==> flow/design.v <==
module ACTIVEPRO (
    input       RESET,
    input       SYS_CLOCK,                
    output reg  ACTIVE_DATA ,             
    output reg  ACTIVE_CLOCK,             
    input [511:0] ACTIVE_MESSAGE,         
    input [5:0] ACTIVE_CHANNEL,           
    input  ACTIVE_WR                      
    );
    reg [63:0][7:0] ACTIVE_MESSAGE_LATCHED; 
    reg [7:0] MESSAGE_LENGTH;
    reg [14:0] state;
    wire clockstate;
    wire [2:0] bitcount;
    wire [7:0] bytecount;
    assign clockstate = state[0];
    assign bitcount[2:0] = state[3:1];
    assign bytecount[7:0] = state[11:4];
    wire [7:0] FIRST_BYTE;
    assign FIRST_BYTE = 8'h7F;
    wire [7:0] SECOND_BYTE;
    assign SECOND_BYTE = (ACTIVE_CHANNEL & 8'h3F) | 8'h40;
    reg [7:0] clock_divider;
    reg [7:0] NEW_LENGTH;
    always @*
    begin
        NEW_LENGTH = 8'd66;
        for (int x = 63; x >= 1; x--)
            if (ACTIVE_MESSAGE[8*x +: 8] == 8'h0)
                NEW_LENGTH = x + 2;         
    end
    always @ (posedge SYS_CLOCK)
    begin
        if (RESET)
        begin
            state <= 0;
            ACTIVE_CLOCK <= 0;
            ACTIVE_DATA <= 0;
        end
        else
        begin
            if (state)
            begin
                state <= state + 1;
                if (clockstate == 1)    
                begin
                    ACTIVE_CLOCK <= 0;
                    if (bytecount == 0)
                        ACTIVE_DATA <= FIRST_BYTE[7-bitcount];
                    else if (bytecount == 1)
                        ACTIVE_DATA <= SECOND_BYTE[7-bitcount];
                    else
                        ACTIVE_DATA <= ACTIVE_MESSAGE_LATCHED[MESSAGE_LENGTH - bytecount - 1][7-bitcount];
                end
                else if (clockstate == 0)  ACTIVE_CLOCK <= 1;
                if (bytecount >= MESSAGE_LENGTH) state <= 0;
            end
            else         
            begin
                if (ACTIVE_WR) 
                begin
                    state <= 1;      
                    ACTIVE_MESSAGE_LATCHED <= ACTIVE_MESSAGE;
                    MESSAGE_LENGTH <= NEW_LENGTH;
                end
            end
        end
    end
endmodule 
* Tool chain data of ACTIVEPRO
The steps from the RTL of ACTIVEPRO to its reports follow in flow order.
Line numbers count from 1 in the design file above.
Cell names lack the library's common part.
Not given: --
- Top :: ACTIVEPRO
- Clock input :: SYS_CLOCK
- Library :: sky130hd
- Timing corner :: tt_025C_1v80

* Elaborated design
Counts by Yosys on the flattened word-level netlist (proc, flatten, opt, wreduce; memories kept). Register bits leave out memories and registers merged into their read ports (data or address). Print and check cells are left out. Cells with the same type and inputs are merged into one.
- Add/subtract/negate cells :: 5
- Multiply operators :: 0
- Divide/modulo/power cells :: 0
- $lt $le $gt $ge :: 1
- Equal/unequal tests :: 1
- Shifts and indexed selects :: 3
- Mux-type cells :: 68
- Bitwise operators :: 2
- Reductions and logical operators :: 73
** Operators by type and width (number)
- variable part select 512 x 14 -> 1 bit :: 1
- logical NOT 8 bit :: 64
- 2-to-1 mux 6 bit :: 32
- 2-to-1 mux 5 bit :: 16
- OR reduction 62 bit :: 1
- OR reduction 61 bit :: 1
- 2-to-1 mux 15 bit :: 3
- 2-to-1 mux 4 bit :: 8
- OR reduction 29 bit :: 1
- adder 15 x 1 -> 15 bit (second input constant) :: 1
- nonzero test 15 bit :: 1
- adder 13 x 4 -> 14 bit :: 1
- OR reduction 13 bit :: 1
- 2-to-1 mux 3 bit :: 4
- subtractor 9 x 2 -> 10 bit (second input constant) :: 1
- subtractor 8 x 8 -> 9 bit :: 1
- equality test 8 x 1 -> 1 bit (second input constant) :: 1
- variable part select 8 x 4 -> 1 bit :: 1
- variable part select 8 x 4 -> 1 bit (first input constant) :: 1
- greater-or-equal comparator 8 bit :: 1
- OR reduction 5 bit :: 1
- subtractor 3 x 3 -> 4 bit (first input constant) :: 1
- 2-to-1 mux 2 bit :: 2
- AND reduction 3 bit :: 1
- 2-to-1 mux 1 bit :: 3
- inverter 1 bit :: 2
- AND reduction 2 bit :: 1
- nonzero test 2 bit :: 1
- Bits in registers :: 537
- Bits in latches :: 0
- Memory bits (writable) :: 0
- ROM bits :: 0
- Word width x clocked read ports :: 0
- Memory cells :: 0
- Input bits :: 521
- Output and inout port bits :: 2
- Word-level cells :: 163

* Logic depth
Longest topological path by Yosys (ltp), each cell counted once; first at word level (registers and memories cut), then after technology mapping (sequential cells cut; the memories' decode and read muxes count).
- Depth in word-level cells :: 63
- ABC_AREA :: 1
- Depth in mapped cells :: 66
- Depth with buffers taken out :: 66

* After synthesis
Yosys stat after the flow's synthesis: flattened, memories mapped to cells. It holds for the ABC_AREA given above (unset counts as 0); a run with the other value may have another netlist.
** Cell types
- edfxtp_1 :: number 519, total area 1.56E+04 um^2
- o221ai_1 :: number 192, total area 1.68E+03 um^2
- nand2_1 :: number 441, total area 1.66E+03 um^2
- a21oi_1 :: number 166, total area 830.797 um^2
- nor4_1 :: number 113, total area 706.928 um^2
- dfxtp_1 :: number 17, total area 340.326 um^2
- clkbuf_1 :: number 72, total area 270.259 um^2
- nor2_1 :: number 59, total area 221.462 um^2
- inv_1 :: number 39, total area 146.39 um^2
- ha_1 :: number 10, total area 125.12 um^2
- nand2_2 :: number 20, total area 125.12 um^2
- nand3_1 :: number 21, total area 105.101 um^2
- xor2_1 :: number 12, total area 105.101 um^2
- buf_1 :: number 26, total area 97.594 um^2
- nor4_2 :: number 7, total area 87.584 um^2
- nor4_4 :: number 4, total area 85.082 um^2
- o21ai_0 :: number 17, total area 85.082 um^2
- nor3_1 :: number 16, total area 80.077 um^2
Other cell types: 23; their cells: 58.
- Cells in the netlist :: 1809
- Chip area (Yosys) :: 22790.6 um^2
- Sequential part of the area :: 15925.3 um^2
- Flip-flop cells :: 536
- Buffers :: 98

* Timing after synthesis
OpenSTA on the mapped netlist: ideal clock, no wires. The path of least setup slack (recovery checks aside). Input and output delay are each 20% of the period. Register names are those of the netlist, which keeps one name where synthesis merged equal registers.
- Kind :: in2reg
- Start point :: input RESET
- End point :: register ACTIVE_MESSAGE_LATCHED
- Period :: 10.0 ns
- Input delay :: 2.000 ns
- Library setup time :: 2.038 ns
- Launch time at the first pin :: 2.000 ns
- Arrival time :: 37.548 ns
- Required time :: 7.962 ns
- Path slack :: -29.586 ns
- Path delay :: 37.586 ns
- Stages :: 3
- Buffers on the path :: 2
- Period reached after synthesis :: 39.586 ns
"path delay" is the arrival time less input delay plus setup time.
"stages" counts driving pins, that of a launching flip-flop among them; a cell with two outputs on the path counts twice.
"period reached after synthesis" is the clock period less the worst setup slack; recovery checks do not enter. This is arithmetic on one report: input and output delays are still those of the set period (20% each).
Where an end lacks its bit number, it is one bit of the signal, or one of the new flip-flops if synthesis recoded a state register.
Between the ends stands the longest chain of elaborated cells between them, by number of cells; it is not shown to be the way that was timed. Of several equally long chains one is given.
Each line given opens the expression or statement behind the cell; cells for indexed reads and writes are added by Yosys, which also makes memories of some case tables.
- Cell sequence :: clkbuf_1 -> clkbuf_1 -> nor3_1
- Length of the longest elaborated chain :: 2
- Elaborated cells on any way between the ends :: 2
- Source lines of those cells :: 0
- Classes of those cells :: logic (1); reduce/logical (1)
** RTL lines, path after synthesis
- start: declaration :: line 2 : input       RESET,
- inverter 1 bit
- AND reduction 3 bit
- end: assignment :: line 63 : ACTIVE_MESSAGE_LATCHED <= ACTIVE_MESSAGE;
- end: declaration :: line 10 : reg [63:0][7:0] ACTIVE_MESSAGE_LATCHED;

* Timing after layout
Path of least setup slack in the final report of run 1 (OpenROAD, finished layout, wires in). Where an end is a register, its clock arrival counts in the times.
- Kind :: in2reg
- Start point :: input ACTIVE_MESSAGE[405]
- End point :: register MESSAGE_LENGTH[0]
- Period :: 3.99 ns
- Input delay :: 0.80 ns
- Library setup time :: 0.24 ns
- Launch time at the first pin :: 0.80 ns
- Arrival time :: 5.01 ns
- Required time :: 4.33 ns
- Path slack :: -0.68 ns
- Stages :: 53
- Buffers on the path :: 1
Between the ends stands the longest chain of elaborated cells between them, by number of cells; it is not shown to be the way that was timed. Of several equally long chains one is given.
- Cell sequence :: clkdlybuf4s50_1 -> nor4_1 -> nand2_2 -> nand2_1 -> nand2_1 -> nand2_1 -> nand2_1 -> nand2_1 -> nand2_1 -> nand2_1 -> nand2_2 -> nand2_2 -> nand2_1 -> nand2_1 -> nand2_1 -> nand2_1 -> nand2_1 -> nand2_1 -> [17 not listed] -> nand2_2 -> nand2_2 -> nand2_2 -> nand2_2 -> nand2_1 -> nand2_1 -> nand2_1 -> nand2_1 -> nand2_1 -> nand2_1 -> nand2_2 -> nand2_2 -> nand2_2 -> nand2_1 -> nand2_1 -> nand2_1 -> nand2_1 -> nand2_1
- Length of the longest elaborated chain :: 50
- Elaborated cells on any way between the ends :: 50
- Source lines of those cells :: 1
- Classes of those cells :: mux (49); reduce/logical (1)
** RTL lines, path after layout
- start: declaration :: line 6 : input [511:0] ACTIVE_MESSAGE,
- logical NOT 8 bit :: line 29 : if (ACTIVE_MESSAGE[8*x +: 8] == 8'h0)
- 2-to-1 mux 6 bit x21 :: line 29
- 2-to-1 mux 5 bit x16 :: line 29
- 2-to-1 mux 4 bit x8 :: line 29
- 2-to-1 mux 3 bit x4 :: line 29
- end: assignment :: line 64 : MESSAGE_LENGTH <= NEW_LENGTH;
- end: declaration :: line 11 : reg [7:0] MESSAGE_LENGTH;

Add stored flow runs of ACTIVEPRO

3 stored runs of ACTIVEPRO in the flow (synthesis by Yosys, layout by OpenROAD, sky130hd cells), in arbitrary order. Constraints: input delay and output delay 20% of the set period each, output load 0.01 pF.
"achieved period" means the clock period less the worst setup slack. The figure is calculated, with input and output delays left at 20% of the set period.
"worst path time": the worst setup path's part of the clock period (all of it between registers, 20% less for each end at a port) less its slack. A launch clock that arrives late makes it longer, a capture clock that arrives late makes it shorter.

** Run 1
- Settings :: ABC_AREA=1; CORE_ASPECT_RATIO=0.59; CORE_MARGIN=8; CORE_UTILIZATION=57; CTS_CLUSTER_DIAMETER=349; GPL_ROUTABILITY_DRIVEN=1; GPL_TIMING_DRIVEN=0; MIN_ROUTING_LAYER=met1; PLACE_DENSITY=0.76; SETUP_SLACK_MARGIN=0.51; period_ns=3.99; CAP_MARGIN=20; SLEW_MARGIN=20
- Utilization after layout :: 80.6%
- Die area :: 46,862.0 um^2
- Standard-cell area after routing :: 31,891.8 um^2
- Worst path time :: 3.87 ns
- Worst setup path kind :: in2reg
- Achieved period :: 4.673 ns
- Cell area after synthesis :: 22,790.6 um^2
- Setup slack of the critical path :: -0.683 ns
- Post-route setup TNS :: -1.239 ns

** Run 2
- Settings :: ABC_AREA=1; CELL_PAD_IN_SITES_DETAIL_PLACEMENT=2; CORE_UTILIZATION=34; CTS_CLUSTER_DIAMETER=87; CTS_CLUSTER_SIZE=19; GPL_ROUTABILITY_DRIVEN=0; MAX_ROUTING_LAYER=met4; PLACE_DENSITY_LB_ADDON=0.27; SLEW_MARGIN=0; TNS_END_PERCENT=25; period_ns=7.07; CAP_MARGIN=20; CORE_MARGIN=2
- Cell area after synthesis :: 22,790.6 um^2
- Die area :: 69,119.0 um^2
- Utilization after layout :: 45.8%
- Setup slack of the critical path :: 1.260 ns
- Achieved period :: 5.810 ns
- Worst path time :: 4.40 ns
- Worst setup path kind :: in2reg
- Post-route setup TNS :: 0.000 ns
- Standard-cell area after routing :: 30,241.5 um^2

** Run 3
- Settings :: CORE_UTILIZATION=50; PLACE_DENSITY=0.6; period_ns=4.58; CAP_MARGIN=20; CORE_MARGIN=2; SLEW_MARGIN=20
- Cell area after synthesis :: 22,644.2 um^2
- Post-route setup TNS :: 0.000 ns
- Setup slack of the critical path :: 0.430 ns
- Utilization after layout :: 68.9%
- Die area :: 47,006.6 um^2
- Worst path time :: 4.15 ns
- Worst setup path kind :: reg2reg
- Standard-cell area after routing :: 30,613.1 um^2
- Achieved period :: 4.150 ns
